==> flow/design.v <==
`timescale 1ns/1ns
module alu(
    input wire [15:0] a, b,
    input wire [3:0] alu_op,
    output reg [15:0] alu_result,
    output  wire zero
);
    always @(*) begin
    case (alu_op)
        4'b0000: alu_result = a + b;
        4'b0001: alu_result = a - b;
        4'b0010: alu_result = a & b;
        4'b0011 : alu_result = a | b;
        4'b0100: alu_result = a ^ b;
        4'b0101: alu_result = ($signed(a) < $signed(b)) ? 16'd1 : 16'd0;
        default : alu_result = 16'd0;
    endcase
end
    assign zero = (alu_result == 16'd0);
endmodule
module control(
    input wire [3:0] opcode,
    input wire is_nop,
    output reg reg_write,
    output reg alu_src,
    output reg mem_read,
    output reg mem_write,
    output reg mem_to_reg,
    output reg branch,
    output reg branch_ne,
    output reg jump,
    output reg halt,
    output reg [3:0] alu_op
);
    always @(*) begin
        reg_write = 0; alu_src = 0;
        mem_read = 0; mem_write = 0; mem_to_reg = 0;
        branch = 0; branch_ne = 0; jump = 0;
        halt = 0;
        alu_op = 4'b0000;
        if (is_nop) begin
        end else case (opcode)
            4'h0  : begin reg_write=1; alu_op=4'b0000; end
            4'h1  : begin reg_write=1; alu_op=4'b0001; end
            4'h2  : begin reg_write=1; alu_op=4'b0010; end
            4'h3   : begin reg_write=1; alu_op=4'b0011; end
            4'h4  : begin reg_write=1; alu_op=4'b0100; end
            4'h5  : begin reg_write=1; alu_op=4'b0101; end
            4'h6 : begin reg_write=1; alu_src=1; end
            4'h7 : begin reg_write=1; alu_src=1; alu_op=4'b0010; end
            4'h8  : begin reg_write=1; alu_src=1; alu_op=4'b0011; end
            4'h9 : begin reg_write=1; alu_src=1; alu_op=4'b0100; end
            4'hA   : begin reg_write=1; alu_src=1; mem_read=1; mem_to_reg=1; end
            4'hB   : begin alu_src=1; mem_write=1; end
            4'hC  : begin branch=1; alu_op=4'b0001; end
            4'hD  : begin branch_ne=1; alu_op=4'b0001; end
            4'hE : begin jump=1; end
            4'hF : begin halt=1; end
        endcase
    end
endmodule
`timescale 1ns/1ns
module regfile(
    input wire clk,
    input wire rst,
    input wire reg_write,
    input wire [3:0] rs1,
    input wire [3:0] rs2,
    input wire [3:0] rd,
    input wire [15:0] rd_data,
    output wire [15:0] rs1_data,
    output wire [15:0] rs2_data
);
    reg [15:0] regs [0:15];
    integer i;
    always @(posedge clk or posedge rst) begin
        if (rst) begin
            for (i = 0; i < 16; i = i + 1)
                regs[i] <= 16'd0;
        end 
        else if (reg_write && rd != 4'd0) begin
            regs[rd] <= rd_data;
        end
    end
    wire [15:0] rs1_raw = (rs1 == 4'd0) ? 16'd0 : regs[rs1];
    wire [15:0] rs2_raw = (rs2 == 4'd0) ? 16'd0 : regs[rs2];
    assign rs1_data = (reg_write && (rd == rs1) && (rd != 4'd0)) ? rd_data : rs1_raw;
    assign rs2_data = (reg_write && (rd == rs2) && (rd != 4'd0)) ? rd_data : rs2_raw;
endmodule
`timescale 1ns/1ns
module hazard_unit (
    input wire [3:0] ifid_rs1,
    input wire [3:0] ifid_rs2,
    input wire [3:0] idex_rd,
    input wire idex_mem_read,
    output reg pc_write,       
    output reg ifid_write,     
    output reg idex_flush      
);
    always @(*) begin
        pc_write = 1'b1;
        ifid_write = 1'b1;
        idex_flush = 1'b0;
        if (idex_mem_read &&
            (idex_rd != 4'd0) &&
            ((idex_rd == ifid_rs1) || (idex_rd == ifid_rs2))) begin
            pc_write = 1'b0;       
            ifid_write = 1'b0;     
            idex_flush = 1'b1;     
        end
    end
endmodule
`timescale 1ns/1ns
module forwarding_unit (
    input wire [3:0] idex_rs1,
    input wire [3:0] idex_rs2,
    input wire exmem_reg_write,
    input wire exmem_mem_to_reg,
    input wire [3:0] exmem_rd,
    input wire memwb_reg_write,
    input wire [3:0] memwb_rd,
    input wire wb_reg_write,
    input wire [3:0] wb_rd,
    output reg [1:0] forward_a,     
    output reg [1:0] forward_b      
);
    always @(*) begin
        forward_a = 2'b00;
        forward_b = 2'b00;
        if (exmem_reg_write && !exmem_mem_to_reg &&
            exmem_rd != 4'd0 &&
            exmem_rd == idex_rs1) begin
            forward_a = 2'b10;
        end
        else if (memwb_reg_write && memwb_rd != 4'd0 &&
                 !(exmem_reg_write && !exmem_mem_to_reg && exmem_rd == idex_rs1) &&
                 memwb_rd == idex_rs1) begin
            forward_a = 2'b01;
        end
        else if (wb_reg_write && wb_rd != 4'd0 && wb_rd == idex_rs1) begin
            forward_a = 2'b11;
        end
        if (exmem_reg_write && !exmem_mem_to_reg &&
            exmem_rd != 4'd0 &&
            exmem_rd == idex_rs2) begin
            forward_b = 2'b10;
        end
        else if (memwb_reg_write && memwb_rd != 4'd0 &&
                 !(exmem_reg_write && !exmem_mem_to_reg && exmem_rd == idex_rs2) &&
                 memwb_rd == idex_rs2) begin
            forward_b = 2'b01;
        end
        else if (wb_reg_write && wb_rd != 4'd0 && wb_rd == idex_rs2) begin
            forward_b = 2'b11;
        end
    end
endmodule
`timescale 1ns/1ns
module pipe_if_id (
    input wire clk,
    input wire rst,
    input wire stall,            
    input wire flush,            
    input wire [15:0] if_pc,
    input wire [15:0] if_instr,
    output reg [15:0] id_pc,
    output reg [15:0] id_instr
);
    always @(posedge clk or posedge rst) begin
        if (rst) begin
            id_pc <= 16'd0;
            id_instr <= 16'h0000;
        end
        else if (flush) begin
            id_pc <= 16'd0;
            id_instr <= 16'h0000;   
        end 
        else if (!stall) begin
            id_pc <= if_pc;
            id_instr <= if_instr;
        end
    end
endmodule
`timescale 1ns/1ns
module pipe_id_ex (
    input wire clk,
    input wire rst,
    input wire flush,
    input wire [15:0] id_pc,
    input wire [15:0] id_rs1_data,
    input wire [15:0] id_rs2_data,
    input wire [15:0] id_imm,
    input wire [3:0] id_rs1,
    input wire [3:0] id_rs2,
    input wire [3:0] id_rd,
    input wire [3:0] id_alu_op,
    input wire id_reg_write,
    input wire id_alu_src,
    input wire id_mem_read,
    input wire id_mem_write,
    input wire id_mem_to_reg,
    input wire id_branch,
    input wire id_branch_ne,
    output reg [15:0] ex_pc,
    output reg [15:0] ex_rs1_data,
    output reg [15:0] ex_rs2_data,
    output reg [15:0] ex_imm,
    output reg [3:0] ex_rs1,
    output reg [3:0] ex_rs2,
    output reg [3:0] ex_rd,
    output reg [3:0] ex_alu_op,
    output reg ex_reg_write,
    output reg ex_alu_src,
    output reg ex_mem_read,
    output reg ex_mem_write,
    output reg ex_mem_to_reg,
    output reg ex_branch,
    output reg ex_branch_ne
);
    always @(posedge clk or posedge rst) begin
        if (rst) begin
            ex_pc <= 16'd0;
            ex_rs1_data <= 16'd0;
            ex_rs2_data <= 16'd0;
            ex_imm <= 16'd0;
            ex_rs1 <= 4'd0;
            ex_rs2 <= 4'd0;
            ex_rd <= 4'd0;
            ex_alu_op <= 4'd0;
            ex_reg_write <= 1'b0;
            ex_alu_src <= 1'b0;
            ex_mem_read <= 1'b0;
            ex_mem_write <= 1'b0;
            ex_mem_to_reg <= 1'b0;
            ex_branch <= 1'b0;
            ex_branch_ne <= 1'b0;
        end
        else if (flush) begin
            ex_pc <= 16'd0;
            ex_rs1_data <= 16'd0;
            ex_rs2_data <= 16'd0;
            ex_imm <= 16'd0;
            ex_rs1 <= 4'd0;
            ex_rs2 <= 4'd0;
            ex_rd <= 4'd0;
            ex_alu_op <= 4'd0;
            ex_reg_write <= 1'b0;
            ex_alu_src <= 1'b0;
            ex_mem_read <= 1'b0;
            ex_mem_write <= 1'b0;
            ex_mem_to_reg <= 1'b0;
            ex_branch <= 1'b0;
            ex_branch_ne <= 1'b0;
        end
        else begin
            ex_pc <= id_pc;
            ex_rs1_data <= id_rs1_data;
            ex_rs2_data <= id_rs2_data;
            ex_imm <= id_imm;
            ex_rs1 <= id_rs1;
            ex_rs2 <= id_rs2;
            ex_rd <= id_rd;
            ex_alu_op <= id_alu_op;
            ex_reg_write <= id_reg_write;
            ex_alu_src <= id_alu_src;
            ex_mem_read <= id_mem_read;
            ex_mem_write <= id_mem_write;
            ex_mem_to_reg <= id_mem_to_reg;
            ex_branch <= id_branch;
            ex_branch_ne <= id_branch_ne;
        end
    end
endmodule
`timescale 1ns/1ns
module pipe_ex1_ex2 (
    input wire clk,
    input wire rst,
    input wire flush,            
    input wire [15:0] ex1_alu_result,
    input wire [15:0] ex1_rs2_data,
    input wire [15:0] ex1_branch_target,
    input wire [3:0] ex1_rd,
    input wire ex1_zero,
    input wire ex1_reg_write,
    input wire ex1_mem_read,
    input wire ex1_mem_write,
    input wire ex1_mem_to_reg,
    input wire ex1_branch,
    input wire ex1_branch_ne,
    output reg [15:0] ex2_alu_result,
    output reg [15:0] ex2_rs2_data,
    output reg [15:0] ex2_branch_target,
    output reg [3:0] ex2_rd,
    output reg ex2_zero,
    output reg ex2_reg_write,
    output reg ex2_mem_read,
    output reg ex2_mem_write,
    output reg ex2_mem_to_reg,
    output reg ex2_branch,
    output reg ex2_branch_ne
);
    always @(posedge clk or posedge rst) begin
        if (rst) begin
            ex2_alu_result <= 16'd0;
            ex2_rs2_data <= 16'd0;
            ex2_branch_target <= 16'd0;
            ex2_rd <= 4'd0;
            ex2_zero <= 1'b0;
            ex2_reg_write <= 1'b0;
            ex2_mem_read <= 1'b0;
            ex2_mem_write <= 1'b0;
            ex2_mem_to_reg <= 1'b0;
            ex2_branch <= 1'b0;
            ex2_branch_ne <= 1'b0;
        end 
        else if (flush) begin
            ex2_alu_result <= ex1_alu_result;
            ex2_rs2_data <= ex1_rs2_data;
            ex2_branch_target <= ex1_branch_target;
            ex2_rd <= ex1_rd;
            ex2_zero <= ex1_zero;
            ex2_reg_write <= 1'b0;
            ex2_mem_read <= 1'b0;
            ex2_mem_write <= 1'b0;
            ex2_mem_to_reg <= 1'b0;
            ex2_branch <= 1'b0;
            ex2_branch_ne <= 1'b0;
        end
        else begin
            ex2_alu_result <= ex1_alu_result;
            ex2_rs2_data <= ex1_rs2_data;
            ex2_branch_target <= ex1_branch_target;
            ex2_rd <= ex1_rd;
            ex2_zero <= ex1_zero;
            ex2_reg_write <= ex1_reg_write;
            ex2_mem_read <= ex1_mem_read;
            ex2_mem_write <= ex1_mem_write;
            ex2_mem_to_reg <= ex1_mem_to_reg;
            ex2_branch <= ex1_branch;
            ex2_branch_ne <= ex1_branch_ne;
        end
    end
endmodule
`timescale 1ns/1ns
module pipe_ex2_mem (
    input wire clk,
    input wire rst,
    input wire flush_mem,        
    input wire [15:0] ex2_alu_result,
    input wire [15:0] ex2_rs2_data,
    input wire [3:0]  ex2_rd,
    input wire [15:0] ex2_branch_target,
    input wire ex2_zero,
    input wire ex2_reg_write,
    input wire ex2_mem_read,
    input wire ex2_mem_write,
    input wire ex2_mem_to_reg,
    input wire ex2_branch,
    input wire ex2_branch_ne,
    output reg [15:0] mem_alu_result,
    output reg [15:0] mem_rs2_data,
    output reg [3:0]  mem_rd,
    output reg [15:0] mem_branch_target,
    output reg mem_zero,
    output reg mem_reg_write,
    output reg mem_mem_read,
    output reg mem_mem_write,
    output reg mem_mem_to_reg,
    output reg mem_branch,
    output reg mem_branch_ne
);
    always @(posedge clk or posedge rst) begin
        if (rst) begin
            mem_alu_result    <= 16'd0;
            mem_rs2_data      <= 16'd0;
            mem_rd            <= 4'd0;
            mem_branch_target <= 16'd0;
            mem_zero          <= 1'b0;
            mem_reg_write     <= 1'b0;
            mem_mem_read      <= 1'b0;
            mem_mem_write     <= 1'b0;
            mem_mem_to_reg    <= 1'b0;
            mem_branch        <= 1'b0;
            mem_branch_ne     <= 1'b0;
        end 
        else if (flush_mem) begin
            mem_alu_result    <= 16'd0;
            mem_rs2_data      <= 16'd0;
            mem_rd            <= 4'd0;
            mem_branch_target <= 16'd0;
            mem_zero          <= 1'b0;
            mem_reg_write     <= 1'b0;
            mem_mem_read      <= 1'b0;
            mem_mem_write     <= 1'b0;
            mem_mem_to_reg    <= 1'b0;
            mem_branch        <= 1'b0;
            mem_branch_ne     <= 1'b0;
        end 
        else begin
            mem_alu_result    <= ex2_alu_result;
            mem_rs2_data      <= ex2_rs2_data;
            mem_rd            <= ex2_rd;
            mem_branch_target <= ex2_branch_target;
            mem_zero          <= ex2_zero;
            mem_reg_write     <= ex2_reg_write;
            mem_mem_read      <= ex2_mem_read;
            mem_mem_write     <= ex2_mem_write;
            mem_mem_to_reg    <= ex2_mem_to_reg;
            mem_branch        <= ex2_branch;
            mem_branch_ne     <= ex2_branch_ne;
        end
    end
endmodule
`timescale 1ns/1ns
module pipe_mem_wb(
    input wire clk,
    input wire rst,
    input wire flush,           
    input wire mem_to_reg_in,
    input wire reg_write_in,
    input wire [15:0] alu_result_in,
    input wire [15:0] mem_data_in,
    input wire [3:0] rd_in,
    output reg mem_to_reg,
    output reg reg_write,
    output reg [15:0] alu_result,
    output reg [15:0] mem_data,
    output reg [3:0] rd
);
    always @(posedge clk or posedge rst) begin
        if (rst) begin
            mem_to_reg <= 1'b0;
            reg_write  <= 1'b0;
            alu_result <= 16'd0;
            mem_data   <= 16'd0;
            rd         <= 4'd0;
        end
        else if (flush) begin
            mem_to_reg <= 1'b0;
            reg_write  <= 1'b0;
            alu_result <= 16'd0;
            mem_data   <= 16'd0;
            rd         <= 4'd0;
        end
        else begin
            mem_to_reg <= mem_to_reg_in;
            reg_write  <= reg_write_in;
            alu_result <= alu_result_in;
            mem_data   <= mem_data_in;
            rd         <= rd_in;
        end
    end
endmodule
`timescale 1ns/1ns
module if_stage(
    input wire clk,
    input wire rst,
    input wire stall_if,           
    input wire flush_if,           
    input wire halt,               
    input wire branch_taken,       
    input wire [15:0] branch_target,   
    input wire jump_taken,         
    input wire [15:0] jump_target,     
    output wire [7:0] imem_addr,
    input wire [15:0] imem_data,
    output reg [15:0] if_pc,       
    output wire [15:0] if_instr    
);
    assign imem_addr = if_pc[7:0];
    assign if_instr = imem_data;
    always @(posedge clk or posedge rst) begin
        if (rst) begin
            if_pc <= 16'd0;
        end
        else if (branch_taken) begin
            if_pc <= branch_target;
        end
        else if (!stall_if && !halt) begin
            if (jump_taken) begin
                if_pc <= jump_target;
            end
            else begin
                if_pc <= if_pc + 16'd1;
            end
        end
    end
endmodule
`timescale 1ns/1ns
module cpu_top_pipeline (
    input wire clk,
    input wire rst,
    output wire [7:0]  imem_addr,
    input  wire [15:0] imem_data,
    output wire [7:0]  dmem_addr,
    output wire [15:0] dmem_wdata,
    output wire        dmem_we,
    input  wire [15:0] dmem_rdata,
    output wire        halted
);
    wire [15:0] if_pc, if_instr;
    wire if_stall, if_flush;
    wire [15:0] id_pc, id_instr;
    wire [3:0] id_opcode, id_rd, id_rs1, id_rs2;
    wire [15:0] id_rs1_data, id_rs2_data, id_imm;
    wire id_reg_write, id_alu_src, id_mem_read, id_mem_write, id_mem_to_reg;
    wire id_branch, id_branch_ne, id_jump;
    wire [3:0] id_alu_op;
    wire id_halt, id_pc_write;
    wire [15:0] ex1_pc, ex1_rs1_data, ex1_rs2_data, ex1_imm;
    wire [3:0] ex1_rd, ex1_rs1, ex1_rs2, ex1_alu_op;
    wire ex1_reg_write, ex1_alu_src, ex1_mem_read, ex1_mem_write, ex1_mem_to_reg;
    wire ex1_branch, ex1_branch_ne;
    wire [15:0] ex1_alu_result, ex1_branch_target;
    wire ex1_zero;
    wire [1:0] forward_a, forward_b;
    wire [15:0] ex1_rs1_fwd, ex1_rs2_fwd;
    wire [15:0] ex2_alu_result, ex2_rs2_data, ex2_branch_target;
    wire [3:0] ex2_rd;
    wire ex2_reg_write, ex2_mem_read, ex2_mem_write, ex2_mem_to_reg;
    wire ex2_branch, ex2_branch_ne, ex2_zero;
    wire [15:0] mem_alu_result, mem_rs2_data, mem_read_data, mem_branch_target;
    wire [3:0] mem_rd;
    wire mem_reg_write, mem_mem_read, mem_mem_write, mem_mem_to_reg;
    wire mem_branch, mem_branch_ne, mem_zero;
    wire [15:0] wb_alu_result, wb_mem_data, wb_write_data;
    wire [3:0] wb_rd;
    wire wb_reg_write, wb_mem_to_reg;
    wire stall_signal, flush_signal;
    wire branch_taken, jump_taken;
    wire [15:0] jump_target;
    wire ifid_write_en;
    reg fetch_stop;
    reg halt_ex1, halt_ex2, halt_mem, halt_wb;
    wire id_halt_go;
    assign halted = halt_wb;
    always @(posedge clk or posedge rst) begin
        if (rst) begin
            fetch_stop <= 1'b0;
            halt_ex1 <= 1'b0;
            halt_ex2 <= 1'b0;
            halt_mem <= 1'b0;
            halt_wb <= 1'b0;
        end
        else begin
            if (branch_taken)
                fetch_stop <= 1'b0;
            else if (id_halt_go)
                fetch_stop <= 1'b1;
            halt_ex1 <= id_halt_go;
            halt_ex2 <= halt_ex1 && !branch_taken;
            halt_mem <= halt_ex2;
            halt_wb <= halt_wb || halt_mem;
        end
    end
    hazard_unit u_hazard (
        .ifid_rs1(id_rs1),
        .ifid_rs2(id_rs2),
        .idex_rd(ex1_rd),
        .idex_mem_read(ex1_mem_read),
        .pc_write(id_pc_write),
        .ifid_write(ifid_write_en),
        .idex_flush(flush_signal)
    );
    assign stall_signal = ~ifid_write_en;
    assign jump_taken = id_jump && !stall_signal && !branch_taken && !fetch_stop;
    assign id_halt_go = id_halt && !stall_signal && !branch_taken && !fetch_stop;
    assign jump_target = {{4{id_instr[11]}}, id_instr[11:0]};   
    assign branch_taken = (ex2_branch && ex2_zero) || (ex2_branch_ne && !ex2_zero);
    assign if_flush = branch_taken || jump_taken || id_halt_go || fetch_stop;
    if_stage u_if (
        .clk(clk),
        .rst(rst),
        .stall_if(stall_signal),
        .flush_if(if_flush),
        .halt(fetch_stop || id_halt_go),
        .branch_taken(branch_taken),
        .branch_target(ex2_branch_target),
        .jump_taken(jump_taken),
        .jump_target(jump_target),
        .imem_addr(imem_addr),
        .imem_data(imem_data),
        .if_pc(if_pc),
        .if_instr(if_instr)
    );
    pipe_if_id u_if_id (
        .clk(clk),
        .rst(rst),
        .stall(stall_signal),
        .flush(if_flush),
        .if_pc(if_pc),
        .if_instr(if_instr),
        .id_pc(id_pc),
        .id_instr(id_instr)
    );
    assign id_opcode = id_instr[15:12];
    assign id_rd = id_instr[11:8];
    assign id_rs1 = id_instr[7:4];
    assign id_rs2 = id_instr[3:0];
    assign id_imm = {{12{id_instr[3]}}, id_instr[3:0]};   
    control u_ctrl (
        .opcode(id_opcode),
        .is_nop(id_instr == 16'h0000),
        .reg_write(id_reg_write),
        .alu_src(id_alu_src),
        .mem_read(id_mem_read),
        .mem_write(id_mem_write),
        .mem_to_reg(id_mem_to_reg),
        .branch(id_branch),
        .branch_ne(id_branch_ne),
        .jump(id_jump),
        .alu_op(id_alu_op),
        .halt(id_halt)
    );
    regfile u_rf (
        .clk(clk),
        .rst(rst),
        .reg_write(wb_reg_write),
        .rs1(id_rs1),
        .rs2(id_rs2),
        .rd(wb_rd),
        .rd_data(wb_write_data),
        .rs1_data(id_rs1_data),
        .rs2_data(id_rs2_data)
    );
    pipe_id_ex u_id_ex (
        .clk(clk),
        .rst(rst),
        .flush(flush_signal || if_flush),
        .id_pc(id_pc),
        .id_rs1(id_rs1),
        .id_rs2(id_rs2),
        .id_rd(id_rd),
        .id_rs1_data(id_rs1_data),
        .id_rs2_data(id_rs2_data),
        .id_imm(id_imm),
        .id_alu_op(id_alu_op),
        .id_reg_write(id_reg_write),
        .id_alu_src(id_alu_src),
        .id_mem_read(id_mem_read),
        .id_mem_write(id_mem_write),
        .id_mem_to_reg(id_mem_to_reg),
        .id_branch(id_branch),
        .id_branch_ne(id_branch_ne),
        .ex_pc(ex1_pc),
        .ex_rs1(ex1_rs1),
        .ex_rs2(ex1_rs2),
        .ex_rd(ex1_rd),
        .ex_rs1_data(ex1_rs1_data),
        .ex_rs2_data(ex1_rs2_data),
        .ex_imm(ex1_imm),
        .ex_alu_op(ex1_alu_op),
        .ex_reg_write(ex1_reg_write),
        .ex_alu_src(ex1_alu_src),
        .ex_mem_read(ex1_mem_read),
        .ex_mem_write(ex1_mem_write),
        .ex_mem_to_reg(ex1_mem_to_reg),
        .ex_branch(ex1_branch),
        .ex_branch_ne(ex1_branch_ne)
    );
    forwarding_unit u_fwd (
        .idex_rs1(ex1_rs1),
        .idex_rs2(ex1_rs2),
        .exmem_reg_write(ex2_reg_write),
        .exmem_mem_to_reg(ex2_mem_to_reg),
        .exmem_rd(ex2_rd),
        .memwb_reg_write(mem_reg_write),
        .memwb_rd(mem_rd),
        .wb_reg_write(wb_reg_write),
        .wb_rd(wb_rd),
        .forward_a(forward_a),
        .forward_b(forward_b)
    );
    wire [15:0] mem_fwd_data = mem_mem_to_reg ? mem_read_data : mem_alu_result;
    assign ex1_rs1_fwd = (forward_a == 2'b10) ? ex2_alu_result :
                         (forward_a == 2'b01) ? mem_fwd_data : 
                         (forward_a == 2'b11) ? wb_write_data :
                         ex1_rs1_data;
    assign ex1_rs2_fwd = (forward_b == 2'b10) ? ex2_alu_result :
                         (forward_b == 2'b01) ? mem_fwd_data : 
                         (forward_b == 2'b11) ? wb_write_data :
                         ex1_rs2_data;
    wire [15:0] alu_input_b = ex1_alu_src ? ex1_imm : ex1_rs2_fwd;
    alu u_alu (
        .a(ex1_rs1_fwd),
        .b(alu_input_b),
        .alu_op(ex1_alu_op),
        .alu_result(ex1_alu_result),
        .zero(ex1_zero)
    );
    assign ex1_branch_target = ex1_pc + ex1_imm;
    pipe_ex1_ex2 u_ex1_ex2 (
        .clk(clk),
        .rst(rst),
        .flush(branch_taken),
        .ex1_alu_result(ex1_alu_result),
        .ex1_rs2_data(ex1_rs2_fwd),
        .ex1_rd(ex1_rd),
        .ex1_branch_target(ex1_branch_target),
        .ex1_zero(ex1_zero),
        .ex1_reg_write(ex1_reg_write),
        .ex1_mem_read(ex1_mem_read),
        .ex1_mem_write(ex1_mem_write),
        .ex1_mem_to_reg(ex1_mem_to_reg),
        .ex1_branch(ex1_branch),
        .ex1_branch_ne(ex1_branch_ne),
        .ex2_alu_result(ex2_alu_result),
        .ex2_rs2_data(ex2_rs2_data),
        .ex2_rd(ex2_rd),
        .ex2_branch_target(ex2_branch_target),
        .ex2_zero(ex2_zero),
        .ex2_reg_write(ex2_reg_write),
        .ex2_mem_read(ex2_mem_read),
        .ex2_mem_write(ex2_mem_write),
        .ex2_mem_to_reg(ex2_mem_to_reg),
        .ex2_branch(ex2_branch),
        .ex2_branch_ne(ex2_branch_ne)
    );
    pipe_ex2_mem u_ex2_mem (
        .clk(clk),
        .rst(rst),
        .flush_mem(1'b0),
        .ex2_alu_result(ex2_alu_result),
        .ex2_rs2_data(ex2_rs2_data),
        .ex2_rd(ex2_rd),
        .ex2_branch_target(ex2_branch_target),
        .ex2_reg_write(ex2_reg_write),
        .ex2_mem_read(ex2_mem_read),
        .ex2_mem_write(ex2_mem_write),
        .ex2_mem_to_reg(ex2_mem_to_reg),
        .ex2_branch(ex2_branch),
        .ex2_branch_ne(ex2_branch_ne),
        .ex2_zero(ex2_zero),
        .mem_alu_result(mem_alu_result),
        .mem_rs2_data(mem_rs2_data),
        .mem_rd(mem_rd),
        .mem_branch_target(mem_branch_target),
        .mem_reg_write(mem_reg_write),
        .mem_mem_read(mem_mem_read),
        .mem_mem_write(mem_mem_write),
        .mem_mem_to_reg(mem_mem_to_reg),
        .mem_branch(mem_branch),
        .mem_branch_ne(mem_branch_ne),
        .mem_zero(mem_zero)
    );
    assign dmem_addr = mem_alu_result[7:0];
    assign dmem_wdata = mem_rs2_data;
    assign dmem_we = mem_mem_write;
    assign mem_read_data = dmem_rdata;
    pipe_mem_wb u_mem_wb (
        .clk(clk),
        .rst(rst),
        .flush(1'b0),
        .mem_to_reg_in(mem_mem_to_reg),
        .reg_write_in(mem_reg_write),
        .alu_result_in(mem_alu_result),
        .mem_data_in(mem_read_data),
        .rd_in(mem_rd),
        .mem_to_reg(wb_mem_to_reg),
        .reg_write(wb_reg_write),
        .alu_result(wb_alu_result),
        .mem_data(wb_mem_data),
        .rd(wb_rd)
    );
    assign wb_write_data = wb_mem_to_reg ? wb_mem_data : wb_alu_result;
endmodule
# Tool chain data of cpu_top_pipeline
# What the tools print for cpu_top_pipeline, step after step.
# Lines are those of the file above, counted from 1.
# Operators carry their Yosys type and port widths (W data, S select, Z words).
# Library cell names are shortened.
# A cell with - has no value.
# setup
top,cpu_top_pipeline
clock_port,clk
lib,sky130hd
corner,tt_025C_1v80

# Word level
# Source: Yosys, flattened and elaborated. Widths are those after wreduce. Registers that Yosys merges into a memory's read port (data or address) are not register bits. Print and check cells do not count. Equal cells are merged and count once.
# Memory sizes are those after Yosys's memory passes, which may raise the word count (mostly to a power of two), join words into wider ones and drop unused or constant bits.
# bits
output_inout_bits,34
input_bits,34
word_cells,271
regBits,515
memories,1
rom_bits,192
# memory_table
memory,size,width,read_ports,wr,line_no,source
(no name shown),16,12,1,0,42,end else case (opcode)
# op_classes
cmp,1
logic,3
reduce_logical,72
muxes,64
n_addsub,4
equal,67
# op_table
operator,count
$pmux W16 S15,2
$mux W16,24
$eq A4 B4 Y1 const B,24
$pmux W16 S6,1
$eq A4 B3 Y1 const B,14
$eq A4 B4 Y1,10
$add A16 B16 Y16,2
$logic_not A16 Y1,2
$eq A4 B2 Y1 const B,8
$logic_and A1 B1 Y1,30
$reduce_and A2 Y1,15
$mux W1,26
$mux W4,5
$add A16 B1 Y16 const B,1
$sub A16 B16 Y16,1
$lt A16 B16 Y1,1
$and A16 B16 Y16,1
$or A16 B16 Y16,1
$xor A16 B16 Y16,1
$eq A4 B1 Y1 const B,4
$reduce_bool A4 Y1,4
$logic_not A4 Y1,3
$mux W2,6
$logic_or A1 B1 Y1,8
$logic_not A1 Y1,8
$eq A2 B2 Y1 const B,4
$eq A2 B1 Y1 const B,2
$reduce_bool A2 Y1,2
$ne A2 B2 Y1 const B,1

# Longest topological paths
# Depth = most cells in a row (Yosys ltp): at word level without a register or memory, in the mapped netlist without a sequential cell, where the memories' decode and read muxes count.
# depth
word_depth,17
ABC_AREA,0
ltp_mapped,22
depth_no_buf,19

# Mapped cells and area
# Source: synth_stat.txt of the flow (Yosys; design flattened, memories mapped). It holds for the ABC_AREA given above (unset counts as 0); a run with the other value may have another netlist.
# types
cell_type,count,type_area_um2
dfrtp_1,465,1.16E+04
a21oi_1,294,1.47E+03
nor2_1,361,1355.05
a22oi_1,126,945.907
o21ai_0,157,785.754
ha_1,57,713.184
clkbuf_1,167,626.851
nand2_1,152,570.547
a22o_1,45,394.128
xnor2_1,38,332.819
a222oi_1,32,320.307
a211oi_1,41,307.795
inv_1,71,266.506
mux2i_1,25,250.24
mux2_2,20,225.216
nand3_1,37,185.178
a221oi_1,21,183.926
and2_1,29,181.424
# Not listed: further types 67, cells in them 365.
# mapped
n_buf,203
sequential_area_um2,11636.2
synth_area_um2,23506.3
cell_count,2503
ff_cells,465
# By module: a second synthesis without flattening, with its own total; a netlist apart from the flattened one above.
# unflattened
hier_cells,2749
hier_area_um2,30395.4
# Each row is one instance without its submodules.
# by_module
module,cells,instances,seq_area_um2,mod_area_um2
regfile,1306,1,6005.8,14176.1
pipe_id_ex,184,1,2177.1,2791.4
alu,389,1,0.0,2667.6
cpu_top_pipeline,215,1,125.1,2402.3
pipe_ex2_mem,125,1,1476.4,1888.1
pipe_ex1_ex2,66,1,1476.4,1517.7
if_stage,183,1,400.4,1476.4
pipe_mem_wb,81,1,950.9,1406.3
pipe_if_id,104,1,800.8,1327.5
forwarding_unit,48,1,0.0,406.6
control,34,1,0.0,203.9
hazard_unit,14,1,0.0,131.4

# Path before layout
# Source: OpenSTA report_checks on the synthesized netlist (no wires, ideal clock, input and output delay 20% of the period each), path of least setup slack; recovery checks are left aside. Register names are those of the netlist, which keeps one name where synthesis merged equal registers.
# synth_timing
path_type,reg-to-reg
start,register u_id_ex.ex_imm[14]
end,register u_ex1_ex2.ex2_zero
path_buffers,2
launch_ps,0
required_time_ps,5405
setup_ps,95
stages,21
t_arrival_ps,4841
clock_period_ps,5500
delay_ps,4936
slack_ps,564
synth_period_reached_ps,4936
# "delay_ps" is the arrival time less input delay plus setup time.
# "stages" counts driving pins, that of a launching flip-flop among them; a cell with two outputs on the path counts twice.
# "synth_period_reached_ps" = period - worst setup slack (recovery checks aside). The figure is calculated, with input and output delays left at 20% of the set period.
# The rows between start and end are the longest chain of elaborated cells between them; the timing report does not say that the signal goes this way. Where chains are equally long, one stands for them.
# Each line given opens the expression or statement behind the cell; cells for indexed reads and writes are added by Yosys, which also makes memories of some case tables.
# A register here has more assigning lines than the two given.
# synth_between
cell_sequence,dfrtp_1 > clkbuf_1 > inv_1 > a221o_1 > nor4_1 > nand2_1 > and2_1 > clkbuf_1 > a211o_1 > a31oi_1 > mux2i_1 > fa_1 > nand2b_1 > a211o_1 > a21oi_2 > a311oi_1 > a221o_1 > or4_1 > a2111oi_2 > nand4b_1 > nor4b_2
elab_chain_cells,5
cone_cells,10
lines_between,9
cone_classes,add/sub (2); compare (1); mux (3); logic (3); reduce/logical (1)
# synth_rtl
element,line_no,source
"start, declared",207,"output reg [15:0] ex_imm,"
"start, assigned",225,ex_imm <= 16'd0;
"start, assigned",259,ex_imm <= id_imm;
$mux W16,683,wire [15:0] alu_input_b = ex1_alu_src ? ex1_imm : ex1_rs2_fwd;
$lt A16 B16 Y1,15,4'b0101: alu_result = ($signed(a) < $signed(b)) ? 16'd1 : 16'd0;
$mux W1,15,
$pmux W16 S6,9,case (alu_op)
$logic_not A16 Y1,19,assign zero = (alu_result == 16'd0);
"end, assigned",321,ex2_zero <= ex1_zero;
"end, assigned",334,ex2_zero <= ex1_zero;
"end, declared",294,"output reg ex2_zero,"
# Some nets on the timed path still bear RTL names; the line given drives or declares the net.
# synth_nets
signal,line_no,source
ex1_rs2_fwd[1],679,assign ex1_rs2_fwd = (forward_b == 2'b10) ? ex2_alu_result :
ex1_alu_result[6],9,

# Path in the finished layout
# From the final timing report of job 1: the path of least setup slack in the routed layout; clock arrival at registers is part of the times.
# The path's times are printed in steps of 10 ps; the period is the one set.
# layout_timing
path_type,reg-to-reg
start,register u_id_ex.ex_rs2[1]
end,register u_ex1_ex2.ex2_zero
setup_ps,120
required_time_ps,6780
slack_ps,220
stages,21
launch_ps,660
path_buffers,2
clock_period_ps,6240
t_arrival_ps,6560
# A register here has more assigning lines than the two given.
# layout_between
cell_sequence,dfrtp_1 > clkbuf_2 > xnor2_1 > nand4_1 > nor2_1 > clkbuf_2 > nor2_1 > a211o_1 > nand3_1 > o21ai_4 > o21ai_0 > ha_1 > inv_1 > o311ai_4 > a31oi_1 > a311oi_1 > a221o_1 > or4_1 > a2111oi_4 > nand4b_1 > nor4b_4
cone_cells,28
cone_classes,add/sub (2); compare (1); eq/ne (6); mux (9); logic (3); reduce/logical (7)
# layout_rtl
element,line_no,source
"start, declared",209,"output reg [3:0] ex_rs2,"
"start, assigned",227,ex_rs2 <= 4'd0;
"start, assigned",261,ex_rs2 <= id_rs2;
"end, assigned",321,ex2_zero <= ex1_zero;
"end, assigned",334,ex2_zero <= ex1_zero;
"end, declared",294,"output reg ex2_zero,"
# Chain of elaborated cells between the ends: none given.
# Some nets on the timed path still bear RTL names; the line given drives or declares the net.
# layout_nets
signal,line_no,source
ex1_alu_result[6],9,case (alu_op)

# Measured data: module cpu_top_pipeline, platform sky130hd, 2 stored runs of the flow under differing settings, order arbitrary. Input and output delays are each 20% of the period that was set; the output load is 0.01 pF.
# "achieved_period_ps" = clock period - worst setup slack. The figure is calculated, with input and output delays left at 20% of the set period.
# "worst_path_allowed_less_slack_ps" is the time allowed to the run's worst setup path (the clock period less input and output delay, where it has them) less its slack. Clock arrival times count: a late capture clock shortens it, a late launch clock lengthens it.
# "worst_path_allowed_less_slack_ps" is known to 10 ps.
# Settings: . = not set for that run.
# Results: . = not shown.
run name,CAP_MARGIN,CORE_ASPECT_RATIO,CORE_MARGIN,CORE_UTILIZATION,GPL_TIMING_DRIVEN,HOLD_SLACK_MARGIN,PLACE_DENSITY_LB_ADDON,SLEW_MARGIN,period_ns,ABC_AREA,CELL_PAD_IN_SITES_DETAIL_PLACEMENT,CELL_PAD_IN_SITES_GLOBAL_PLACEMENT,CTS_CLUSTER_SIZE,GPL_ROUTABILITY_DRIVEN,MAX_ROUTING_LAYER,MIN_ROUTING_LAYER,TNS_END_PERCENT,design_die_area_um2,stdcell_area_um2,synthesis_area_um2,tns_setup_ps,post_route_util_frac,setup_worst_slack_ps,achieved_period_ps,worst_path_allowed_less_slack_ps,critical_path_type
job 1,40,1.74,6,19,0,0.18,0.07,30,6.24,.,.,.,.,.,.,.,.,132629.0,29447.0,23506.3,0,0.241,222,6018,6020,reg-to-reg
job 2,30,.,2,32,0,.,0.29,0,4.13,1,0,0,28,0,met4,met2,75,.,.,.,.,.,.,.,.,.
# Job 2: stopped before the end: routing reported GRT-0116
